==> flow/design.v <==
`timescale 1ns / 1ps
module SCALER_CLOCK_v2(
		input clk33_i,
		input rst_i,
		output khz_clk_o
    );
	localparam [15:0] MATCH = 33333;
	reg [15:0] counter;
	reg khz_clk;
	always @(posedge clk33_i) begin
		if (rst_i) begin
			counter <= {16{1'b0}};
			khz_clk <= 1'b0;
		end else begin
			if (khz_clk) counter <= {16{1'b0}};
			else counter <= counter + 1;
			khz_clk <= (counter == MATCH);
		end
	end
	assign khz_clk_o = khz_clk;
endmodule
`timescale 1ns / 1ps
module ANITA3_scaler(
		clk_i,
		rst_i,
		pps_i,
		count_i,
		scaler_o
    );
	parameter WIDTH = 8;
	parameter PRESCALE = 0;
	input clk_i;
	input rst_i;
	input pps_i;
	input count_i;
	output [WIDTH-1:0] scaler_o;
	reg [WIDTH+PRESCALE-1:0] counter;
	wire [WIDTH+PRESCALE:0] counter_plus_one = counter + 1;
	reg [WIDTH-1:0] scaler;
	always @(posedge clk_i) begin
		if (rst_i) begin
			counter <= {WIDTH+PRESCALE{1'b0}};
			scaler <= {WIDTH{1'b0}};
		end else begin
			if (pps_i) counter <= {WIDTH+PRESCALE{1'b0}};
			else if (count_i && !counter_plus_one[WIDTH+PRESCALE]) counter <= counter_plus_one;
			if (pps_i) scaler <= counter[PRESCALE +: WIDTH];
		end
	end
	assign scaler_o = scaler;
endmodule
`timescale 1ns / 1ps
module SCALER_TOPv2(
		input clk33_i,
		input rst_i,
		input [16:0] scal_i,
		input [4:0] scal_addr_i,
		input scal_rd_i,
		output [15:0] scal_dat_o,
		output [15:0] refpulse_cnt_o
    );
	wire update_scalers;
	SCALER_CLOCK_v2 u_clk(.clk33_i(clk33_i),
								 .rst_i(rst_i),
								 .khz_clk_o(update_scalers));
	wire [15:0] scaler_data_out[31:0];
	reg [1:0] ref_pulse_reg;
	reg [15:0] ref_pulse_counter;
	reg [15:0] ref_pulse_count;
	reg [15:0] gated_scaler;
	wire [15:0] ref_pulse_in = {16{scal_i[0]}};
	always @(posedge clk33_i) begin
		if (rst_i) begin
			gated_scaler <= {16{1'b0}};
			ref_pulse_reg <= {2{1'b0}};
			ref_pulse_counter <= {16{1'b0}};
			ref_pulse_count <= {16{1'b0}};
		end else begin
			gated_scaler <= ref_pulse_in & scal_i[16:1];
			ref_pulse_reg <= {ref_pulse_reg[0],scal_i[0]};
			if (update_scalers) ref_pulse_counter <= {16{1'b0}};
			else if (ref_pulse_reg[0] && !ref_pulse_reg[1]) ref_pulse_counter <= ref_pulse_counter + 1;
			if (update_scalers) ref_pulse_count <= ref_pulse_counter;
		end
	end
	generate
		genvar trig, ant;
		for (trig=0;trig<4;trig=trig+1) begin : L1
			ANITA3_scaler #(.WIDTH(16),.PRESCALE(0)) u_l1_scaler(.clk_i(clk33_i),
																				  .rst_i(rst_i),
																				  .pps_i(update_scalers),
																				  .count_i(scal_i[1+trig]),
																				  .scaler_o(scaler_data_out[12+trig]));
			ANITA3_scaler #(.WIDTH(16),.PRESCALE(0)) u_l1_mon_scaler(.clk_i(clk33_i),
																				  .rst_i(rst_i),
																				  .pps_i(update_scalers),
																				  .count_i(gated_scaler[trig]),
																				  .scaler_o(scaler_data_out[28+trig]));
		end
		for (ant=0;ant<12;ant=ant+1) begin : ANT
			ANITA3_scaler #(.WIDTH(16),.PRESCALE(0)) u_ant_scaler(.clk_i(clk33_i),
																					.rst_i(rst_i),
																					.pps_i(update_scalers),
																					.count_i(scal_i[5+ant]),
																					.scaler_o(scaler_data_out[ant]));
			ANITA3_scaler #(.WIDTH(16),.PRESCALE(0)) u_ant_mon_scaler(.clk_i(clk33_i),
																					.rst_i(rst_i),
																					.pps_i(update_scalers),
																					.count_i(gated_scaler[4+ant]),
																					.scaler_o(scaler_data_out[16+ant]));
		end
	endgenerate
	reg scaler_bank;
	reg [31:0] scaler_ram[63:0];
	reg [31:0] scaler_out;
	reg reading;
	reg updating;
	reg was_updating;
	reg maybe_reading_too_slow;
	reg [4:0] scaler_addr_count;
	wire [5:0] scaler_addr_count_plus_one = scaler_addr_count + 1;
	always @(posedge clk33_i) begin
		if (updating && !rst_i)
			scaler_ram[{scaler_bank,scaler_addr_count}] <= {ref_pulse_count,scaler_data_out[scaler_addr_count]};
		scaler_out <= scaler_ram[{!scaler_bank,scal_addr_i}];
	end
	always @(posedge clk33_i) begin	
		if (rst_i) begin
			scaler_bank <= 1'b0;
			reading <= 1'b0;
			updating <= 1'b0;
			was_updating <= 1'b0;
			maybe_reading_too_slow <= 1'b0;
			scaler_addr_count <= {5{1'b0}};
		end else begin
		if (update_scalers) updating <= 1;
		else if (scaler_addr_count_plus_one[5]) updating <= 0;
		if (updating) scaler_addr_count <= scaler_addr_count_plus_one;
		if ((scal_addr_i == {5{1'b0}}) && scal_rd_i)
			reading <= 1;
		else if ((scal_addr_i == {5{1'b1}}) && scal_rd_i) 
			reading <= 0;
		else if (update_scalers && maybe_reading_too_slow)
			reading <= 0;
		if (!reading) maybe_reading_too_slow <= 0;
		else if (update_scalers && reading) maybe_reading_too_slow <= 1;
		was_updating <= updating;
		if (!updating && was_updating && !reading) scaler_bank <= ~scaler_bank;		
		end
	end
	assign scal_dat_o = scaler_out[15:0];
	assign refpulse_cnt_o = scaler_out[31:16];
endmodule
# Tool chain data of SCALER_TOPv2
# Tool output for the design above, in the order of the flow.
# Line numbers count from 1 in the design file above.
# Operators: Yosys type, input widths -> output width; for muxes data width and select width s.
# Not given: -
# setup
top,SCALER_TOPv2
clock_port,clk33_i
cell_library,sky130hd
pvt_corner,tt_025C_1v80

# Word-level counts
# Yosys after proc, flatten, opt, wreduce and memory -nomap, before mapping. Print and check cells are not counted. Equal cells are merged and count once.
# Memory sizes are those after Yosys's memory passes, which may raise the word count (mostly to a power of two), join words into wider ones and drop unused or constant bits.
# bits
reg_bits,1101
ram_bits,2048
clocked_rd_ports_x_width,32
mem_count,1
in_bits,25
out_inout_bits,32
word_cells,240
# memory_table
memory,size,width,read_ports,wr,line_no,rtl
scaler_ram,64,32,1,1,114,reg [31:0] scaler_ram[63:0];
# classes
n_addsub,35
eq_ne,33
muxes,9
logic,3
reduce_logical,83
# ops
operator,count
$add 16x1->17 const B,32
$pmux 16 s32,1
$eq 5x5->1 const B,17
$logic_and 1x1->1,40
$eq 5x4->1 const B,8
$logic_not 1->1,37
$add 16x1->16 const B,2
$mux 32,1
$eq 5x3->1 const B,4
$eq 16x16->1 const B,1
$and 16x16->16,1
$eq 5x2->1 const B,2
$logic_not 5->1,2
$add 5x1->6 const B,1
$mux 6,1
$mux 1,6
$eq 5x1->1 const B,1
$reduce_or 2->1,2
$reduce_bool 3->1,1
$not 1->1,2
$reduce_bool 2->1,1

# Longest topological paths
# Depth = most cells in a row (Yosys ltp): at word level without a register or memory, in the mapped netlist without a sequential cell, where the memories' decode and read muxes count.
# depth
word_depth,4
ABC_AREA,0
depth_mapped,13
ltp_nobuf,8

# After synthesis
# The flow's flattened synthesis, as Yosys stat reports it; memories are mapped. The netlist is that of the ABC_AREA named above (0 if unset); the other value can give another one.
# mapped
cells,8774
mapped_area_um2,128683.4
seqArea_um2,84180.7
ff_cells,3181
buffers,496
# types
cell,count,area_total_um2
sky130_fd_sc_hd__edfxtp_1,2048,6.15E+04
sky130_fd_sc_hd__dfxtp_1,1133,2.27E+04
sky130_fd_sc_hd__mux4_2,553,1.25E+04
sky130_fd_sc_hd__mux2i_1,754,7.55E+03
sky130_fd_sc_hd__nor2_1,1102,4.14E+03
sky130_fd_sc_hd__xor2_1,174,1.52E+03
sky130_fd_sc_hd__xnor2_1,156,1366.31
sky130_fd_sc_hd__nand2_1,321,1.2E+03
sky130_fd_sc_hd__nand3_1,210,1.05E+03
sky130_fd_sc_hd__clkbuf_1,258,968.429
sky130_fd_sc_hd__nand4_1,143,894.608
sky130_fd_sc_hd__a22oi_1,112,840.806
sky130_fd_sc_hd__a211oi_1,102,765.734
sky130_fd_sc_hd__a21oi_1,151,755.725
sky130_fd_sc_hd__and4_1,84,735.706
sky130_fd_sc_hd__mux2_2,57,641.866
sky130_fd_sc_hd__o21ai_0,122,610.586
sky130_fd_sc_hd__o211ai_1,78,585.562
# Other cell types: 63; their cells: 1216.
# The figures by module come from a second, unflattened synthesis with its own total; it is not the netlist above.
# unflattened
hier_cells,8907
hier_area_um2,131477.3
# Rows give one instance, submodules left out.
# by_module
mod,instances,n_cells,mod_area_um2,mod_seq_area_um2
SCALER_TOPv2,1,4145,85657.2,63340.7
ANITA3_scaler,32,146,1407.6,640.6
SCALER_CLOCK_v2,1,90,777.0,340.3

# Path before layout
# Path of least setup slack by OpenSTA after synthesis, without wires, with an ideal clock, recovery checks aside; 20% of the period is set as input and as output delay. Where synthesis merged equal registers, the netlist keeps one of their names.
# synth_path
path_kind,register to register
from,register scaler_addr_count[0]
to,memory scaler_ram[0][13]
tclk_ns,10.0
setup_time_ns,0.585
t_first_pin_ns,0.000
t_arrival_ns,4.782
required_time_ns,9.415
slack_ns,4.634
delay_ns,5.367
path_stages,14
n_path_buf,6
period_less_setup_slack_ns,5.366
# "delay_ns" = arrival - input delay + setup time.
# "path_stages": output pins that drive a net of the path, with the launching flip-flop's if there is one; two outputs of one cell count as two.
# "period_less_setup_slack_ns" is the clock period less the worst setup slack; recovery checks do not enter. This is arithmetic on one report: input and output delays are still those of the set period (20% each).
# Between the ends stands the longest chain of elaborated cells between them, by number of cells; it is not shown to be the way that was timed. Of several equally long chains one is given.
# A line is the first line of the expression or statement that the cell stems from. Yosys adds cells for indexed reads and writes and turns some case tables into memories.
# The path ends at the data pin of a flip-flop with enable; ways to the enable are not counted.
# synth_via
path_cell_list,sky130_fd_sc_hd__dfxtp_1 > sky130_fd_sc_hd__ha_1 > sky130_fd_sc_hd__clkbuf_1 > sky130_fd_sc_hd__clkbuf_1 > sky130_fd_sc_hd__buf_1 > sky130_fd_sc_hd__and3_1 > sky130_fd_sc_hd__ha_1 > sky130_fd_sc_hd__clkbuf_1 > sky130_fd_sc_hd__nor4_1 > sky130_fd_sc_hd__nand2_1 > sky130_fd_sc_hd__or3_1 > sky130_fd_sc_hd__buf_2 > sky130_fd_sc_hd__buf_2 > sky130_fd_sc_hd__a41oi_1
elab_chain_len,3
cells_between,34
lines_between,2
cone_classes,eq/ne (31); mux (2); reduce/logical (1)
# synth_lines
element,line_no,rtl
from (decl),120,reg [4:0] scaler_addr_count;
from (assign),134,scaler_addr_count <= {5{1'b0}};
from (assign),138,if (updating) scaler_addr_count <= scaler_addr_count_plus_one;
$eq 5x5->1,124,"scaler_ram[{scaler_bank,scaler_addr_count}] <= {ref_pulse_count,scaler_data_out[scaler_addr_count]};"
$pmux 16 s32,124,
$mux 32,123,if (updating && !rst_i)
to (decl),114,reg [31:0] scaler_ram[63:0];

# Path in the finished layout
# From the final timing report of flow run A: the path of least setup slack in the routed layout; clock arrival at registers is part of the times.
# layout_path
path_kind,register to register
from,register scaler_addr_count[3]
to,memory scaler_ram[48][15]
tclk_ns,10.0
setup_time_ns,0.32
t_first_pin_ns,0.91
t_arrival_ns,5.80
required_time_ns,10.60
slack_ns,4.80
path_stages,10
n_path_buf,4
# Between the ends stands the longest chain of elaborated cells between them, by number of cells; it is not shown to be the way that was timed. Of several equally long chains one is given.
# The path ends at the data pin of a flip-flop with enable; ways to the enable are not counted.
# layout_via
path_cell_list,sky130_fd_sc_hd__dfxtp_4 > sky130_fd_sc_hd__buf_4 > sky130_fd_sc_hd__buf_4 > sky130_fd_sc_hd__nor2b_2 > sky130_fd_sc_hd__buf_4 > sky130_fd_sc_hd__a222oi_1 > sky130_fd_sc_hd__o21ai_0 > sky130_fd_sc_hd__a2111oi_0 > sky130_fd_sc_hd__a41oi_4 > sky130_fd_sc_hd__buf_4
elab_chain_len,3
cells_between,34
lines_between,2
cone_classes,eq/ne (31); mux (2); reduce/logical (1)
# layout_lines
element,line_no,rtl
from (decl),120,reg [4:0] scaler_addr_count;
from (assign),134,scaler_addr_count <= {5{1'b0}};
from (assign),138,if (updating) scaler_addr_count <= scaler_addr_count_plus_one;
$eq 5x5->1,124,"scaler_ram[{scaler_bank,scaler_addr_count}] <= {ref_pulse_count,scaler_data_out[scaler_addr_count]};"
$pmux 16 s32,124,
$mux 32,123,if (updating && !rst_i)
to (decl),114,reg [31:0] scaler_ram[63:0];

# Settings and measured results of 4 stored flow runs for module SCALER_TOPv2 (sky130hd), not sorted in any way. The constraints put input and output delay at 20% of the set period each and load the outputs with 0.01 pF.
# By "period_less_ws_ns" is meant the clock period of the run minus its worst setup slack. This is arithmetic on one report: input and output delays are still those of the set period (20% each).
# "timing.worst_path_ns" means the part of the period allowed to the worst setup path (the constraints hold back 20% at inputs and 20% at outputs) less its slack; where the path has registers, the arrival times of their clocks count too.
# "design_power_w" rests on the timing tool's default activity at the inputs, not on a simulated workload.
# A setting shown as - is not set for that run.
run,CORE_UTILIZATION,PLACE_DENSITY,period_ns,CAP_MARGIN,CORE_MARGIN,SLEW_MARGIN,CELL_PAD_IN_SITES_DETAIL_PLACEMENT,CELL_PAD_IN_SITES_GLOBAL_PLACEMENT,CORE_ASPECT_RATIO,CTS_CLUSTER_SIZE,GPL_ROUTABILITY_DRIVEN,GPL_TIMING_DRIVEN,MAX_ROUTING_LAYER,MIN_ROUTING_LAYER,PLACE_DENSITY_LB_ADDON,TNS_END_PERCENT,SETUP_SLACK_MARGIN,synth_chip_area_um2,total_die_area_um2,layout_stdcell_area_um2,post_route_util_pct,fin_ws_ns,tns_ns,hold_ws_ns,design_power_w,period_less_ws_ns,timing.worst_path_ns,critical_path_kind
flow run A,40,0.6,10.0,20,2,20,-,-,-,-,-,-,-,-,-,-,-,128683.4,326264.0,146199.0,45.6,4.803,0.000,0.482,0.027538,5.197,5.20,register to register
flow run B,45,-,3.81,25,10,20,0,3,0.67,71,0,0,met5,met1,0.25,50,-,128683.4,308182.0,152342.0,53.6,-0.388,-136.467,0.463,0.070825,4.198,4.20,register to register
flow run C,40,-,2.97,20,2,20,-,3,-,-,1,-,-,met2,0.25,50,-,128683.4,326264.0,154521.0,48.2,-0.142,-16.199,0.210,0.094745,3.112,3.11,register to register
flow run D,41,-,6.71,25,2,35,-,-,-,-,-,0,-,met1,0.15,-,0.54,128683.4,318361.0,153737.0,49.3,0.411,0.000,0.457,0.041343,6.299,6.30,register to register
